==> flow/design.v <==
`default_nettype none
`timescale 1ns / 1ps
module register(
    input wire [4:0] R_Addr_A,
    input wire [4:0] R_Addr_B,
    input wire [4:0] W_Addr,
    input wire [31:0] W_Data,
    output wire [31:0] R_Data_A,
    output wire [31:0] R_Data_B,
    input wire CLK,
    input wire RST,
    input wire WE
    );
reg [31:0] r [0:31];
assign R_Data_A = r[R_Addr_A];
assign R_Data_B = r[R_Addr_B];
integer i;
always @ (posedge RST or posedge CLK)
begin
	if (RST) begin
		for (i = 0; i < 32; i = i + 1)
			r[i] <= 0;
	end else begin
		if (WE && W_Addr) r[W_Addr] <= W_Data;
	end
end
endmodule
`default_nettype none
`timescale 1ns / 1ps
module ALU(
    input wire [31:0] A,
    input wire [31:0] B,
    input wire [2:0] ALU_OP,
	input wire RST,
    output reg [31:0] F,
    output reg ZF,
    output reg OF
    );
always @* begin
	if (RST) begin
		F = 0;
		ZF = 0;
		OF = 0;
	end else begin
		case (ALU_OP)
			0: begin F = A & B; OF = 0; end
			1: begin F = A | B; OF = 0; end
			2: begin F = A ^ B; OF = 0; end
			3: begin F = ~(A | B); OF = 0; end
			4: begin {OF, F} = A + B; end
			5: begin {OF, F} = A - B; end
			6: begin F = A < B; OF = 0; end
			7: begin {OF, F} = B << A; end
			default: begin F = 0; OF = 0; end
		endcase
		ZF = F == 0 ? 1: 0;
	end
end
endmodule
`default_nettype none
`timescale 1ns / 1ps
module opt(
    input wire [5:0] OP,
    input wire [5:0] func,
    output reg WE,
    output reg [2:0] ALU_OP
    );
always @* begin
	ALU_OP = 3'b000;
	if (!OP) begin
		WE = 1;
		case (func)
			6'b100000: ALU_OP = 3'b100;
			6'b100010: ALU_OP = 3'b101;
			6'b100100: ALU_OP = 3'b000;
			6'b100101: ALU_OP = 3'b001;
			6'b100110: ALU_OP = 3'b010;
			6'b100111: ALU_OP = 3'b011;
			6'b101011: ALU_OP = 3'b110;
			6'b000100: ALU_OP = 3'b111;
		endcase
	end else begin
		WE = 0;
	end
end
endmodule
`default_nettype none
`timescale 1ns / 1ps
module CPU(
    input wire CLK,
    input wire RST,
	output wire [31:0]ALU_OUT,
	output wire ALU_OF,
	output wire ALU_ZF,
	output wire [31:0] dbg_inst,
	output wire [31:0] dbg_a,
    output wire [31:0] dbg_b,
	output wire [2:0] dbg_op,
	output wire reg_write_enable,
	output wire [31:0]alu_output,
	output wire [5:0] inst_addr,
	input wire [31:0] inst_data
    );
reg [31:0] PC;  
always @(posedge CLK or posedge RST)
begin
	if (RST) PC <= 0;
	else begin
		PC <= PC + 4;
	end
end
reg [31:0]inst_code;
always @(posedge CLK or posedge RST)
begin
	if (RST) inst_code <= 0;
	else inst_code <= inst_data;
end
assign dbg_inst = inst_code;
assign inst_addr = PC[7:2];
wire [5:0]op = inst_code[31:26];
wire [4:0]rs = inst_code[25:21];
wire [4:0]rt = inst_code[20:16];
wire [4:0]rd = inst_code[15:11];
wire [5:0]shamt = inst_code[10:6];
wire [5:0]func = inst_code[5:0];
wire [31:0]alu_input_A, alu_input_B;
register r(
	.R_Addr_A(rs),
	.R_Addr_B(rt),
	.W_Addr(rd),
	.R_Data_A(alu_input_A),
	.R_Data_B(alu_input_B),
	.W_Data(alu_output),
	.CLK(CLK),
	.RST(RST),
	.WE(reg_write_enable)
);
wire [2:0]alu_op;
wire alu_of, alu_zf;
opt o(
	.OP(op),
	.func(func),
	.ALU_OP(alu_op),
	.WE(reg_write_enable)
);
ALU a(
	.ALU_OP(alu_op),
	.A(alu_input_A),
	.B(alu_input_B),
	.F(alu_output),
	.OF(alu_of),
	.ZF(alu_zf),
	.RST(RST)
);
assign ALU_OUT = alu_output;
assign ALU_OF = alu_of;
assign ALU_ZF = alu_zf;
assign dbg_a = alu_input_A;
assign dbg_b = alu_input_B;
assign dbg_op = alu_op;
endmodule
== Tool chain data of CPU ==
What the tools print for CPU, step after step.
Line numbers count from 1 in the design file above.
Cell names lack the library's common part.
A cell with n/a has no value.

* Top: CPU
* Clock input: CLK
* Cell library: sky130hd
* Timing corner: tt_025C_1v80

== After elaboration ==
Source: Yosys, flattened and elaborated. Widths are those after wreduce. Registers that Yosys merges into a memory's read port (data or address) are not register bits. Print and check cells do not count. Equal cells are merged and count once.

* Register bits: 1088
* Input bits: 34
* Output and inout port bits: 172
* Word-level cells: 202

* Add/sub/neg operators: 3
* Order comparisons: 1
* Equality and inequality tests: 107
* Shift operators: 1
* Mux-type cells: 12
* Bitwise gates (word level): 4
* Reductions and logical operators: 40

{| class="wikitable"
|+ Operators by type and width
! operator !! number
|-
| parallel mux 32 bit (select 32 bit) || 2
|-
| parallel mux 32 bit (select 8 bit) || 1
|-
| == test 5 bit with constant B || 48
|-
| == test 5 x 4 -> 1 bit with constant B || 24
|-
| AND reduction 2 bit || 32
|-
| 2-to-1 mux 32 bit || 2
|-
| == test 5 x 3 -> 1 bit with constant B || 12
|-
| == test 6 bit with constant B || 6
|-
| adder 32 x 32 -> 33 bit || 1
|-
| subtractor 32 x 32 -> 33 bit || 1
|-
| left shift 32 x 32 -> 33 bit || 1
|-
| adder 32 x 3 -> 32 bit with constant B || 1
|-
| less-than comparator 32 bit || 1
|-
| AND 32 bit || 1
|-
| OR 32 bit || 1
|-
| bitwise XOR 32 bit || 1
|-
| NOT 32 bit || 1
|-
| logical NOT 32 bit || 1
|-
| == test 5 x 2 -> 1 bit with constant B || 6
|-
| parallel mux 3 bit (select 7 bit) || 1
|-
| == test 5 x 1 -> 1 bit with constant B || 3
|-
| logical NOT 5 bit || 3
|-
| == test 3 bit with constant B || 4
|-
| == test 3 x 2 -> 1 bit with constant B || 2
|-
| == test 6 x 3 -> 1 bit with constant B || 1
|-
| logical NOT 6 bit || 1
|-
| logical AND 1 x 5 -> 1 bit || 1
|-
| OR reduction 5 bit || 1
|}

Not listed: further kinds 5, cells in them 8.

== Depth ==
Longest topological path by Yosys (ltp), each cell counted once; first at word level (registers and memories cut), then after technology mapping (sequential cells cut; the memories' decode and read muxes count).

* Depth in word-level cells: 9
* ABC_AREA: 0
* Depth in mapped cells: 32
* Mapped depth without buffers: 24

== After synthesis ==
The flow's flattened synthesis, as Yosys stat reports it; memories are mapped. The netlist is that of the ABC_AREA named above (0 if unset); the other value can give another one.

{| class="wikitable"
|+ Cell types
! type !! number !! area in all (um^2)
|-
| dfrtp_1 || 1062 || 2.66E+04
|-
| o21ai_0 || 891 || 4.46E+03
|-
| nand2_1 || 1180 || 4.43E+03
|-
| nand3_1 || 660 || 3.3E+03
|-
| a22oi_1 || 339 || 2.54E+03
|-
| clkbuf_1 || 554 || 2.08E+03
|-
| and3_1 || 308 || 1.93E+03
|-
| nand4_1 || 212 || 1.33E+03
|-
| ha_1 || 98 || 1.23E+03
|-
| nor2_1 || 219 || 822.038
|-
| a2111oi_0 || 86 || 753.222
|-
| mux2_2 || 65 || 731.952
|-
| a21oi_1 || 122 || 610.586
|-
| mux2i_1 || 58 || 580.557
|-
| o21ai_1 || 114 || 570.547
|-
| a22o_1 || 60 || 525.504
|-
| buf_2 || 102 || 510.49
|-
| inv_1 || 124 || 465.446
|}

Other cell types: 85; their cells: 869.

* Cells in the netlist: 7123
* Cell area after synthesis: 60102.6 um^2
* Sequential area: 26575.5 um^2
* Flip-flop cells: 1062
* Buffer cells: 749

The figures by module come from a second, unflattened synthesis with its own total; it is not the netlist above.

* Cell total of the unflattened synthesis: 5685
* Area total of the unflattened synthesis: 60952.2 um^2

Each row is one instance without its submodules.

{| class="wikitable"
|+ By module
! module !! instances !! cells !! area (um^2) !! seq. area (um^2)
|-
| register || 1 || 4385 || 51440.6 || 25624.6
|-
| ALU || 1 || 1199 || 8111.5 || 0.0
|-
| CPU || 1 || 81 || 1267.5 || 950.9
|-
| opt || 1 || 20 || 132.6 || 0.0
|}

== Worst setup path after synthesis ==
Source: OpenSTA report_checks on the synthesized netlist (no wires, ideal clock, input and output delay 20% of the period each), path of least setup slack; recovery checks are left aside. Register names are those of the netlist, which keeps one name where synthesis merged equal registers.

* Kind: input to output
* From: input RST
* To: output alu_output[27]
* Period: 12000 ps
* External input delay: 2400 ps
* External output delay: 2400 ps
* Time at the first pin: 2400 ps
* Arrival: 37747 ps
* Required time: 9600 ps
* Path slack: -28147 ps
* Path delay: 35347 ps
* Driving pins on the path: 6
* Path buffers: 4
* Period reached after synthesis: 40147 ps

"path delay" is the arrival time less input delay plus setup time.
At an output port there is no setup time.
"driving pins on the path" counts driving pins, that of a launching flip-flop among them; a cell with two outputs on the path counts twice.
"period reached after synthesis" = period - worst setup slack (recovery checks aside). The figure is calculated, with input and output delays left at 20% of the set period.
The rows between start and end are the longest chain of elaborated cells between them; the timing report does not say that the signal goes this way. Where chains are equally long, one stands for them.
Each line given opens the expression or statement behind the cell; cells for indexed reads and writes are added by Yosys, which also makes memories of some case tables.

* Cell sequence: inv_1 -> buf_2 -> buf_1 -> and2_4 -> buf_6 -> buf_4
* Length of the longest elaborated chain: 2
* Elaborated cells between the ends (all ways): 2
* RTL lines with such cells: 1
* Classes of those cells: mux: 2

{| class="wikitable"
|+ RTL lines, path post-synthesis
! what !! RTL line !! RTL
|-
| start: declaration || 91 || <nowiki>input wire RST,</nowiki>
|-
| 2-to-1 mux 32 bit x2 || 40 || <nowiki>if (RST) begin</nowiki>
|-
| end: declaration || 100 || <nowiki>output wire [31:0]alu_output,</nowiki>
|}

Some nets on the timed path still bear RTL names; the line given drives or declares the net.

{| class="wikitable"
|+ Nets with RTL names, path post-synthesis
! net !! RTL line
|-
| ALU_OUT[27] || 40
|}

== Path in the finished layout ==
Path of least setup slack in the final report of flow run 1 (OpenROAD, finished layout, wires in). Where an end is a register, its clock arrival counts in the times.
The path's times are printed in steps of 10 ps; the period is the one set.

* Kind: register to output
* From: register inst_code[19]
* To: output ALU_ZF
* Period: 9010 ps
* External output delay: 1800 ps
* Time at the first pin: 800 ps
* Arrival: 7130 ps
* Required time: 7210 ps
* Path slack: 80 ps
* Driving pins on the path: 31
* Path buffers: 7

The rows between start and end are the longest chain of elaborated cells between them; the timing report does not say that the signal goes this way. Where chains are equally long, one stands for them.

* Cell sequence: dfrtp_2 -> buf_4 -> nand3b_1 -> nor2_4 -> buf_12 -> buf_4 -> buf_4 -> a22oi_1 -> nand2_1 -> nor3_1 -> a31oi_1 -> buf_4 -> inv_1 -> ha_1 -> nor2_1 -> a21oi_1 -> a31oi_2 -> a21oi_2 -> o31ai_4 -> a21oi_4 -> o311a_4 -> o31ai_4 -> buf_4 -> a21oi_1 -> nor2_1 -> a2111o_1 -> o22a_1 -> nor4_4 -> nand4b_1 -> nor2_2 -> buf_2
* Length of the longest elaborated chain: 9
* Elaborated cells between the ends (all ways): 46
* Classes of those cells: add/sub: 2; compare: 1; eq/ne: 31; shift: 1; mux: 5; logic: 4; reduce/logical: 2

{| class="wikitable"
|+ RTL lines, path post-layout
! what !! RTL line !! RTL
|-
| start: declaration || 112 || <nowiki>reg [31:0]inst_code;</nowiki>
|-
| start: assignment || 115 || <nowiki>if (RST) inst_code <= 0;</nowiki>
|-
| start: assignment || 116 || <nowiki>else inst_code <= inst_data;</nowiki>
|-
| == test 5 bit || 16 || <nowiki>assign R_Data_B = r[R_Addr_B];</nowiki>
|-
| parallel mux 32 bit (select 32 bit) || 16 ||
|-
| OR 32 bit || 49 || <nowiki>3: begin F = ~(A | B); OF = 0; end</nowiki>
|-
| NOT 32 bit || 49 ||
|-
| parallel mux 32 bit (select 8 bit) || 45 || <nowiki>case (ALU_OP)</nowiki>
|-
| 2-to-1 mux 32 bit || 40 || <nowiki>if (RST) begin</nowiki>
|-
| logical NOT 32 bit || 56 || <nowiki>ZF = F == 0 ? 1: 0;</nowiki>
|-
| 2-to-1 mux 1 bit || 56 ||
|-
| 2-to-1 mux 1 bit || 40 ||
|-
| end: declaration || 94 || <nowiki>output wire ALU_ZF,</nowiki>
|}

--- measured runs ---
Design CPU on sky130hd. What follows are 5 stored runs of the flow, each under its own settings; their order means nothing. The constraints put input and output delay at 20% of the set period each and load the outputs with 0.01 pF.
"reached clock period": clock period set for the run, less the worst setup slack. It is reckoned from that one timing run; input and output delays stay at 20% of the period that was set.
"time used up by the worst setup path" = time allowed to the worst setup path (clock period - input delay - output delay, where it has them) - its slack; a late launch clock adds to it, a late capture clock takes from it.
By "power consumption" is meant OpenSTA's value without simulated activity: inputs other than the clock are taken to toggle once in ten clock periods, and the tool carries that through the logic.
"time used up by the worst setup path" is given in steps of 10 ps.

=== Flow run 1 ===
{| class="wikitable"
! Setting !! Value
|-
| CAP_MARGIN || 5
|-
| CELL_PAD_IN_SITES_DETAIL_PLACEMENT || 0
|-
| CELL_PAD_IN_SITES_GLOBAL_PLACEMENT || 2
|-
| CORE_MARGIN || 9
|-
| CORE_UTILIZATION || 43
|-
| CTS_CLUSTER_DIAMETER || 165
|-
| GPL_ROUTABILITY_DRIVEN || 1
|-
| PLACE_DENSITY_LB_ADDON || 0.14
|-
| SETUP_SLACK_MARGIN || 0.62
|-
| period_ns || 9.01
|-
| SLEW_MARGIN || 20
|-
! Result !! Value
|-
| Setup total negative slack || 0 ps
|-
| Area of the synthesized netlist || 60102.6 um^2
|-
| Area inside the die boundary || 153558.0 um^2
|-
| Utilization after layout || 0.562
|-
| Standard-cell area after routing || 77705.8 um^2
|-
| Worst-case hold slack || 403 ps
|-
| Power consumption || 14.693 mW
|-
| Reached clock period || 8927 ps
|-
| Worst setup slack after layout || 83 ps
|-
| Time used up by the worst setup path || 7130 ps
|-
| Worst path kind || register to output
|}

=== Flow run 2 ===
{| class="wikitable"
! Setting !! Value
|-
| ABC_AREA || 0
|-
| CELL_PAD_IN_SITES_DETAIL_PLACEMENT || 2
|-
| CELL_PAD_IN_SITES_GLOBAL_PLACEMENT || 2
|-
| CORE_ASPECT_RATIO || 0.82
|-
| CORE_MARGIN || 10
|-
| CORE_UTILIZATION || 61
|-
| CTS_CLUSTER_DIAMETER || 43
|-
| GPL_ROUTABILITY_DRIVEN || 0
|-
| GPL_TIMING_DRIVEN || 0
|-
| HOLD_SLACK_MARGIN || 0.09
|-
| MAX_ROUTING_LAYER || met5
|-
| MIN_ROUTING_LAYER || met1
|-
| PLACE_DENSITY || 0.38
|-
| SETUP_SLACK_MARGIN || 4.81
|-
| SLEW_MARGIN || 25
|-
| TNS_END_PERCENT || 5
|-
| period_ns || 16.6
|-
| CAP_MARGIN || 20
|}
Unfinished; error GPL-0301 in placement.

=== Flow run 3 ===
{| class="wikitable"
! Setting !! Value
|-
| ABC_AREA || 0
|-
| CELL_PAD_IN_SITES_DETAIL_PLACEMENT || 2
|-
| CELL_PAD_IN_SITES_GLOBAL_PLACEMENT || 2
|-
| CORE_ASPECT_RATIO || 0.82
|-
| CORE_MARGIN || 5
|-
| CORE_UTILIZATION || 61
|-
| CTS_CLUSTER_DIAMETER || 43
|-
| GPL_ROUTABILITY_DRIVEN || 1
|-
| GPL_TIMING_DRIVEN || 0
|-
| HOLD_SLACK_MARGIN || 0.09
|-
| MAX_ROUTING_LAYER || met5
|-
| MIN_ROUTING_LAYER || met2
|-
| PLACE_DENSITY || 0.38
|-
| SETUP_SLACK_MARGIN || 4.81
|-
| SLEW_MARGIN || 25
|-
| period_ns || 16.6
|-
| CAP_MARGIN || 20
|}
Unfinished; error GPL-0301 in placement.

=== Flow run 4 ===
{| class="wikitable"
! Setting !! Value
|-
| ABC_AREA || 0
|-
| CELL_PAD_IN_SITES_DETAIL_PLACEMENT || 0
|-
| CELL_PAD_IN_SITES_GLOBAL_PLACEMENT || 2
|-
| CORE_ASPECT_RATIO || 0.82
|-
| CORE_MARGIN || 10
|-
| CORE_UTILIZATION || 61
|-
| CTS_CLUSTER_DIAMETER || 43
|-
| CTS_CLUSTER_SIZE || 10
|-
| GPL_ROUTABILITY_DRIVEN || 0
|-
| GPL_TIMING_DRIVEN || 0
|-
| HOLD_SLACK_MARGIN || 0.09
|-
| MAX_ROUTING_LAYER || met5
|-
| MIN_ROUTING_LAYER || met2
|-
| PLACE_DENSITY || 0.38
|-
| SETUP_SLACK_MARGIN || 4.81
|-
| SLEW_MARGIN || 25
|-
| TNS_END_PERCENT || 5
|-
| period_ns || 16.6
|-
| CAP_MARGIN || 20
|}
Unfinished; error GPL-0301 in placement.

=== Flow run 5 ===
{| class="wikitable"
! Setting !! Value
|-
| CAP_MARGIN || 15
|-
| CELL_PAD_IN_SITES_DETAIL_PLACEMENT || 1
|-
| CELL_PAD_IN_SITES_GLOBAL_PLACEMENT || 3
|-
| CORE_UTILIZATION || 68
|-
| GPL_ROUTABILITY_DRIVEN || 1
|-
| MAX_ROUTING_LAYER || met4
|-
| MIN_ROUTING_LAYER || met1
|-
| PLACE_DENSITY_LB_ADDON || 0.01
|-
| SLEW_MARGIN || 35
|-
| period_ns || 6.63
|-
| CORE_MARGIN || 2
|}
Unfinished; error FLW-0024 in placement.
--- end ---
